==> flow/design.v <==
module FAdd(
    input rst,
    input clk,
    input  [31:0]               a,
    input  [31:0]               b,
    output reg [31:0]           c,
    output reg [2:0]           state
);
    parameter NAN = 32'b01111111100000000000000000000001;  
    parameter ZERO = 32'b0;  
    wire a_s = a[31];
    wire b_s = b[31];
    wire [7:0] a_e = a[30:23];
    wire [7:0] b_e = b[30:23];
    wire [22:0] a_m = a[22:0];
    wire [22:0] b_m = b[22:0];
    wire a_e_max = a_e == 8'b11111111;
    wire b_e_max = b_e == 8'b11111111;
    wire a_e_min = a_e == 8'b0;
    wire b_e_min = b_e == 8'b0;
    wire a_m_min = a_m == 23'b0;
    wire b_m_min = b_m == 23'b0;
    wire a_inf = a_e_max & a_m_min;
    wire b_inf = b_e_max & b_m_min;
    wire a_nan = a_e_max & ~a_m_min;
    wire b_nan = b_e_max & ~b_m_min;
    wire a_zero = a_e_min & a_m_min;
    wire b_zero = b_e_min & b_m_min;
    wire a_denorm = a_e_min & ~a_m_min;
    wire b_denorm = b_e_min & ~b_m_min;
    wire inverse = (a_s ^ b_s) & (a_e == b_e) & (a_m == b_m);
    wire special_case = a_nan | b_nan | a_inf | b_inf | a_zero | b_zero | inverse;
    wire [31:0] special_output = (a_nan | b_nan) ? NAN :
    a_inf ? ((b_inf & (a_s ^ b_s)) ? NAN : a) :
    b_inf ? b :
    a_zero ? ((b_zero & (a_s ^ b_s) ? ZERO : b)) :
    b_zero ? a :
    inverse ? ZERO : 32'hffffffff;
    reg a_sign;
    reg b_sign;
    reg [26:0] a_add;
    reg [26:0] b_add;
    reg [7:0] a_exp;
    reg [7:0] b_exp;
    parameter READ = 3'd0,
    ALIGN = 3'd1,
    ADD = 3'd2,
    NORM = 3'd3,
    DENORM = 3'd4,
    ROUND = 3'd5,
    PACK = 3'd6,
    OUTPUT = 3'd7;
    reg c_sign;
    reg[27:0] c_add;
    reg[7:0] c_exp;
always @(posedge clk) begin
if (!rst) begin
    state <= READ;
end
else begin
case (state)
READ: begin
    a_sign <= a_s;
    b_sign <= b_s;
    a_add <= {~a_denorm, a_m, 3'b0};
    b_add <= {~b_denorm, b_m, 3'b0};
    a_exp <= a_denorm ? 8'b1 : a_e;
    b_exp <= b_denorm ? 8'b1 : b_e;
    c <= special_output;
    state <= special_case ? OUTPUT : ALIGN;
end
ALIGN: begin
    if (a_exp > b_exp) begin
        b_exp <= b_exp + 1;
        b_add <= b_add >> 1;
        b_add[0] <= b_add[0] | b_add[1];  
    end else if (a_exp < b_exp) begin
        a_exp <= a_exp + 1;
        a_add <= a_add >> 1;
        a_add[0] <= a_add[0] | a_add[1];
    end else begin
        state <= ADD;
    end
end
ADD: begin
    c_exp <= a_exp;
    if (a_sign == b_sign) begin
        c_add <= a_add + b_add;
        c_sign <= a_sign;
    end else if (a_add > b_add) begin
        c_add <= a_add - b_add;
        c_sign <= a_sign;
    end else begin
        c_add <= b_add - a_add;
        c_sign <= b_sign;
    end
    state <= NORM;
end
NORM: begin
    if (c_add[27]) begin  
        c_exp <= c_exp + 1;
        c_add <= c_add >> 1;
        c_add[0] <= c_add[0] | c_add[1];
    end else if (~c_add[26] & c_exp != 8'b0) begin  
        c_exp <= c_exp - 1;
        c_add <= c_add << 1;
    end else begin
        state <= DENORM;
    end
end
DENORM: begin
    if (c_exp == 8'b0) begin  
        c_exp <= c_exp + 1;
        c_add <= c_add >> 1;
        c_add[0] <= c_add[0] | c_add[1];
    end
    state <= ROUND;
end
ROUND: begin
    if (c_add[2] & (c_add[1] | c_add[0] | c_add[3])) begin
        c_add <= c_add + 4'b1000;
    end
    state <= PACK;
end
PACK: begin
    c[31] <= c_sign;
    c[22:0] <= c_add[25:3];
    if (c_exp == 8'b11111111) begin  
        c[30:0] <= {8'b11111111, 23'b0};
    end else if (c_add[27]) begin  
        c[30:23] <= c_exp + 1;
    end else if (~c_add[26]) begin  
        c[30:23] <= c_exp - 1;
    end else begin
        c[30:23] <= c_exp;
    end
    state <= OUTPUT;
end
OUTPUT: begin
end
endcase
end
end
endmodule
-- Reports on FAdd
The steps from the RTL of FAdd to its reports follow in flow order.
Lines are those of the file above, counted from 1.
Not given: -
- top module: FAdd
- clock: clk
- cell library: sky130hd
- timing corner: tt_025C_1v80

-- Word level
Yosys after proc, flatten, opt, wreduce and memory -nomap, before mapping. Memory bits, and registers merged into a memory's read port (data or address), are not among the register bits. Print and check cells are not counted. Equal cells are merged and count once.
- bits in registers: 144
- input bits at 66
- output and inout port bits at 35
- cells after elaboration: 153
- noted add/subtract/negate cells: 8
- $lt $le $gt $ge at 3
- eq/ne operators: 21
- noted mux-type cells: 58
- bitwise gates (word level) at 30
- reduce/logical cells: 21
- operator list (cell ; count):
    2-to-1 mux 32 bit ; 8
    2-to-1 mux 27 bit ; 6
    case mux 27 bit (select 4 bit) ; 1
    case mux 26 bit (select 2 bit) ; 2
    2-to-1 mux 8 bit ; 11
    2-to-1 mux 26 bit ; 3
    subtractor 27 x 27 -> 28 bit ; 2
    case mux 8 bit (select 2 bit) ; 3
    zero test 23 bit ; 2
    case mux 23 bit (select 2 bit) ; 1
    adder 27 x 27 -> 28 bit ; 1
    adder 28 x 4 -> 28 bit with constant B ; 1
    greater-than comparator 27 bit ; 1
    adder 8 x 1 -> 8 bit with constant B ; 3
    == test 8 bit with constant B ; 3
    zero test 8 bit ; 3
    case mux 8 bit (select 3 bit) ; 1
    == test 23 bit ; 1
    2-to-1 mux 23 bit ; 1
    case mux 3 bit (select 7 bit) ; 1
    inequality test 2 bit with constant B ; 8
    2-to-1 mux 3 bit ; 5
    AND 1 bit ; 14
    AND reduction 4 bit ; 3
    2-to-1 mux 1 bit ; 11
    OR 1 bit ; 10
    AND reduction 5 bit ; 2
    == test 3 bit with constant B ; 3
Other operator kinds: 20; their cells: 30.

-- Logic depth
Longest topological path by Yosys (ltp), each cell counted once; first at word level (registers and memories cut), then after technology mapping (sequential cells cut; the memories' decode and read muxes count).
- noted depth after elaboration: 11
- ABC_AREA at 0
- noted depth in mapped cells: 15
- noted gate-level depth less buffers: 12

-- Mapped cells and area
Source: synth_stat.txt of the flow (Yosys; design flattened, memories mapped). It holds for the ABC_AREA given above (unset counts as 0); a run with the other value may have another netlist.
- mapped cells at 1542
- noted mapped area: 13037.5 sq um
- noted sequential part of the area: 4294.1 sq um
- noted mapped flip-flops: 144
- noted buffers: 92
- cell types (type ; count ; area in all (sq um)):
    sky130_fd_sc_hd__edfxtp_1 ; 141 ; 4.23E+03
    sky130_fd_sc_hd__ha_1 ; 96 ; 1.2E+03
    sky130_fd_sc_hd__o21ai_0 ; 131 ; 655.629
    sky130_fd_sc_hd__nand2_1 ; 170 ; 638.112
    sky130_fd_sc_hd__xor2_1 ; 57 ; 499.229
    sky130_fd_sc_hd__nor2_1 ; 124 ; 465.446
    sky130_fd_sc_hd__a21oi_1 ; 92 ; 460.442
    sky130_fd_sc_hd__inv_1 ; 97 ; 364.099
    sky130_fd_sc_hd__xnor2_1 ; 35 ; 306.544
    sky130_fd_sc_hd__clkbuf_1 ; 75 ; 281.52
    sky130_fd_sc_hd__a22o_1 ; 29 ; 253.994
    sky130_fd_sc_hd__nand3_1 ; 46 ; 230.221
    sky130_fd_sc_hd__a21o_1 ; 26 ; 195.187
    sky130_fd_sc_hd__a222oi_1 ; 19 ; 190.182
    sky130_fd_sc_hd__nor3_1 ; 37 ; 185.178
    sky130_fd_sc_hd__mux2i_1 ; 18 ; 180.173
    sky130_fd_sc_hd__nor4_1 ; 28 ; 175.168
    sky130_fd_sc_hd__nand4_1 ; 22 ; 137.632
Not listed: further types 62, cells in them 299.

-- Path before layout
Source: OpenSTA report_checks on the synthesized netlist (no wires, ideal clock, input and output delay 20% of the period each), path of least setup slack; recovery checks are left aside. Register names are those of the netlist, which keeps one name where synthesis merged equal registers.
- path type: input -> register
- start: in rst
- end: reg c[0]
- period: 10.0 ns
- input delay at 2.000 ns
- library setup time at 0.461 ns
- noted launch time at the first pin: 2.000 ns
- noted arrival: 4.283 ns
- data required time at 9.539 ns
- setup slack: 5.256 ns
- noted delay of the path: 2.744 ns
- stages at 2
- noted buffers on the path: 0
- noted synthesis period reached: 4.744 ns
"delay of the path" is the arrival time less input delay plus setup time.
"stages" counts driving pins, that of a launching flip-flop among them; a cell with two outputs on the path counts twice.
"synthesis period reached" = period - worst setup slack (recovery checks aside). The figure is calculated, with input and output delays left at 20% of the set period.
The rows between start and end are the longest chain of elaborated cells between them; the timing report does not say that the signal goes this way. Where chains are equally long, one stands for them.
A line is the first line of the expression or statement that the cell stems from. Yosys adds cells for indexed reads and writes and turns some case tables into memories.
A register here has more assigning lines than the two given.
- cell sequence: sky130_fd_sc_hd__nand2b_1 sky130_fd_sc_hd__nor3_1
- length of the longest elaborated chain: 1
- noted elaborated cells on any way between the ends: 1
- RTL lines with such cells at 0
- classes of those cells: reduce/logical: 1
- ends and longest elaborated chain, after synthesis (item ; RTL line ; text):
    from (decl) ; 2 ; input rst,
    AND reduction 2 bit ; - ;
    to (assign) ; 69 ; c <= special_output;
    to (assign) ; 127 ; c[22:0] <= c_add[25:3];
    to (decl) ; 6 ; output reg [31:0]           c,

-- Worst path after layout
From the final timing report of run 1: the path of least setup slack in the routed layout; clock arrival at registers is part of the times.
- path type: register -> register
- start: reg a_add[10]
- end: reg c_add[24]
- period: 5.36 ns
- library setup time at 0.27 ns
- noted launch time at the first pin: 0.45 ns
- noted arrival: 4.32 ns
- data required time at 5.54 ns
- setup slack: 1.22 ns
- stages at 12
- noted buffers on the path: 0
The rows between start and end are the longest chain of elaborated cells between them; the timing report does not say that the signal goes this way. Where chains are equally long, one stands for them.
A register here has more assigning lines than the two given.
- cell sequence: sky130_fd_sc_hd__edfxtp_1 sky130_fd_sc_hd__inv_1 sky130_fd_sc_hd__ha_1 sky130_fd_sc_hd__nand2_1 sky130_fd_sc_hd__nor2_1 sky130_fd_sc_hd__a21boi_0 sky130_fd_sc_hd__o31ai_1 sky130_fd_sc_hd__a21boi_0 sky130_fd_sc_hd__nor3_1 sky130_fd_sc_hd__a2111oi_1 sky130_fd_sc_hd__o21a_1 sky130_fd_sc_hd__o31ai_1
- length of the longest elaborated chain: 4
- noted elaborated cells on any way between the ends: 7
- RTL lines with such cells at 6
- classes of those cells: add/sub: 3; compare: 1; mux: 3
- ends and longest elaborated chain, after layout (item ; RTL line ; text):
    from (decl) ; 41 ; reg [26:0] a_add;
    from (assign) ; 65 ; a_add <= {~a_denorm, a_m, 3'b0};
    from (assign) ; 79 ; a_add <= a_add >> 1;
    subtractor 27 x 27 -> 28 bit ; 94 ; c_add <= b_add - a_add;
    2-to-1 mux 27 bit ; 90 ; end else if (a_add > b_add) begin
    2-to-1 mux 27 bit ; 87 ; if (a_sign == b_sign) begin
    case mux 27 bit (select 4 bit) ; 61 ; case (state)
    to (assign) ; 88 ; c_add <= a_add + b_add;
    to (assign) ; 91 ; c_add <= a_add - b_add;
    to (decl) ; 54 ; reg[27:0] c_add;

Memo
Re: implementation data of FAdd

Top module FAdd; platform sky130hd; tools Yosys and OpenROAD; 6 stored runs in no particular order. Input and output delays are each 20% of the period that was set; the output load is 0.01 pF.
"clock period achieved": clock period set for the run, less the worst setup slack. It is reckoned from that one timing run; input and output delays stay at 20% of the period that was set.
"critical path time" means the part of the period allowed to the worst setup path (the constraints hold back 20% at inputs and 20% at outputs) less its slack; where the path has registers, the arrival times of their clocks count too.
"overall power" rests on the timing tool's default activity at the inputs, not on a simulated workload.

Run 1
Settings were CORE_UTILIZATION = 38; period_ns = 5.36; CAP_MARGIN = 20; CORE_MARGIN = 2; SLEW_MARGIN = 20
- post-route setup TNS: 0.000 ns
- worst hold slack at 0.599 ns
- noted the overall power: 5581 µW
- smallest setup slack at 1.220 ns
- utilization after routing at 44.6 %
- die size at 35806.1 sq um
- noted the clock period achieved: 4.140 ns
- noted the critical path time: 4.14 ns
- type of the worst setup path: register -> register
- post-synthesis cell area: 13037.5 sq um

Run 2
Settings were CAP_MARGIN = 30; CELL_PAD_IN_SITES_DETAIL_PLACEMENT = 2; CORE_ASPECT_RATIO = 1.41; CORE_UTILIZATION = 53; GPL_ROUTABILITY_DRIVEN = 0; HOLD_SLACK_MARGIN = 0.17; MAX_ROUTING_LAYER = met4; PLACE_DENSITY_LB_ADDON = 0.14; SETUP_SLACK_MARGIN = 0.24; SLEW_MARGIN = 15; period_ns = 3.08; CORE_MARGIN = 2
- unfinished; error DPL-0033 in placement

Run 3
Settings were CELL_PAD_IN_SITES_GLOBAL_PLACEMENT = 2; CORE_ASPECT_RATIO = 0.84; CORE_UTILIZATION = 40; CTS_CLUSTER_DIAMETER = 397; GPL_TIMING_DRIVEN = 0; SLEW_MARGIN = 40; period_ns = 10.0; CAP_MARGIN = 20; CORE_MARGIN = 2
- noted the overall power: 3150 µW
- die size at 34059.1 sq um
- post-synthesis cell area: 13037.5 sq um
- worst hold slack at 0.619 ns
- smallest setup slack at 4.321 ns
- noted the critical path time: 3.68 ns
- type of the worst setup path: input -> register
- post-route setup TNS: 0.000 ns
- noted the clock period achieved: 5.679 ns
- utilization after routing at 48.0 %

Run 4
Settings were ABC_AREA = 1; CELL_PAD_IN_SITES_DETAIL_PLACEMENT = 1; CORE_ASPECT_RATIO = 1.44; CORE_UTILIZATION = 59; GPL_ROUTABILITY_DRIVEN = 0; SETUP_SLACK_MARGIN = 0.48; TNS_END_PERCENT = 35; period_ns = 8.26; CAP_MARGIN = 20; CORE_MARGIN = 2; SLEW_MARGIN = 20
- unfinished; error DPL-0033 in clock tree synthesis

Run 5
Settings were ABC_AREA = 0; CAP_MARGIN = 40; CELL_PAD_IN_SITES_DETAIL_PLACEMENT = 0; CORE_ASPECT_RATIO = 0.67; CORE_MARGIN = 10; CORE_UTILIZATION = 40; CTS_CLUSTER_DIAMETER = 181; GPL_ROUTABILITY_DRIVEN = 1; GPL_TIMING_DRIVEN = 1; MAX_ROUTING_LAYER = met5; MIN_ROUTING_LAYER = met1; PLACE_DENSITY_LB_ADDON = 0.27; SETUP_SLACK_MARGIN = 0.67; period_ns = 3.3; SLEW_MARGIN = 20
- post-route setup TNS: -0.732 ns
- die size at 40360.0 sq um
- noted the clock period achieved: 3.431 ns
- post-synthesis cell area: 13037.5 sq um
- noted the overall power: 11555 µW
- worst hold slack at 0.601 ns
- smallest setup slack at -0.131 ns
- utilization after routing at 61.9 %
- noted the critical path time: 3.43 ns
- type of the worst setup path: register -> register

Run 6
Settings were ABC_AREA = 1; CELL_PAD_IN_SITES_GLOBAL_PLACEMENT = 2; CORE_ASPECT_RATIO = 0.84; CORE_UTILIZATION = 61; CTS_CLUSTER_DIAMETER = 328; CTS_CLUSTER_SIZE = 28; GPL_TIMING_DRIVEN = 0; MAX_ROUTING_LAYER = met4; SLEW_MARGIN = 10; period_ns = 10.0; CAP_MARGIN = 20; CORE_MARGIN = 2
- unfinished; error GPL-0301 in placement
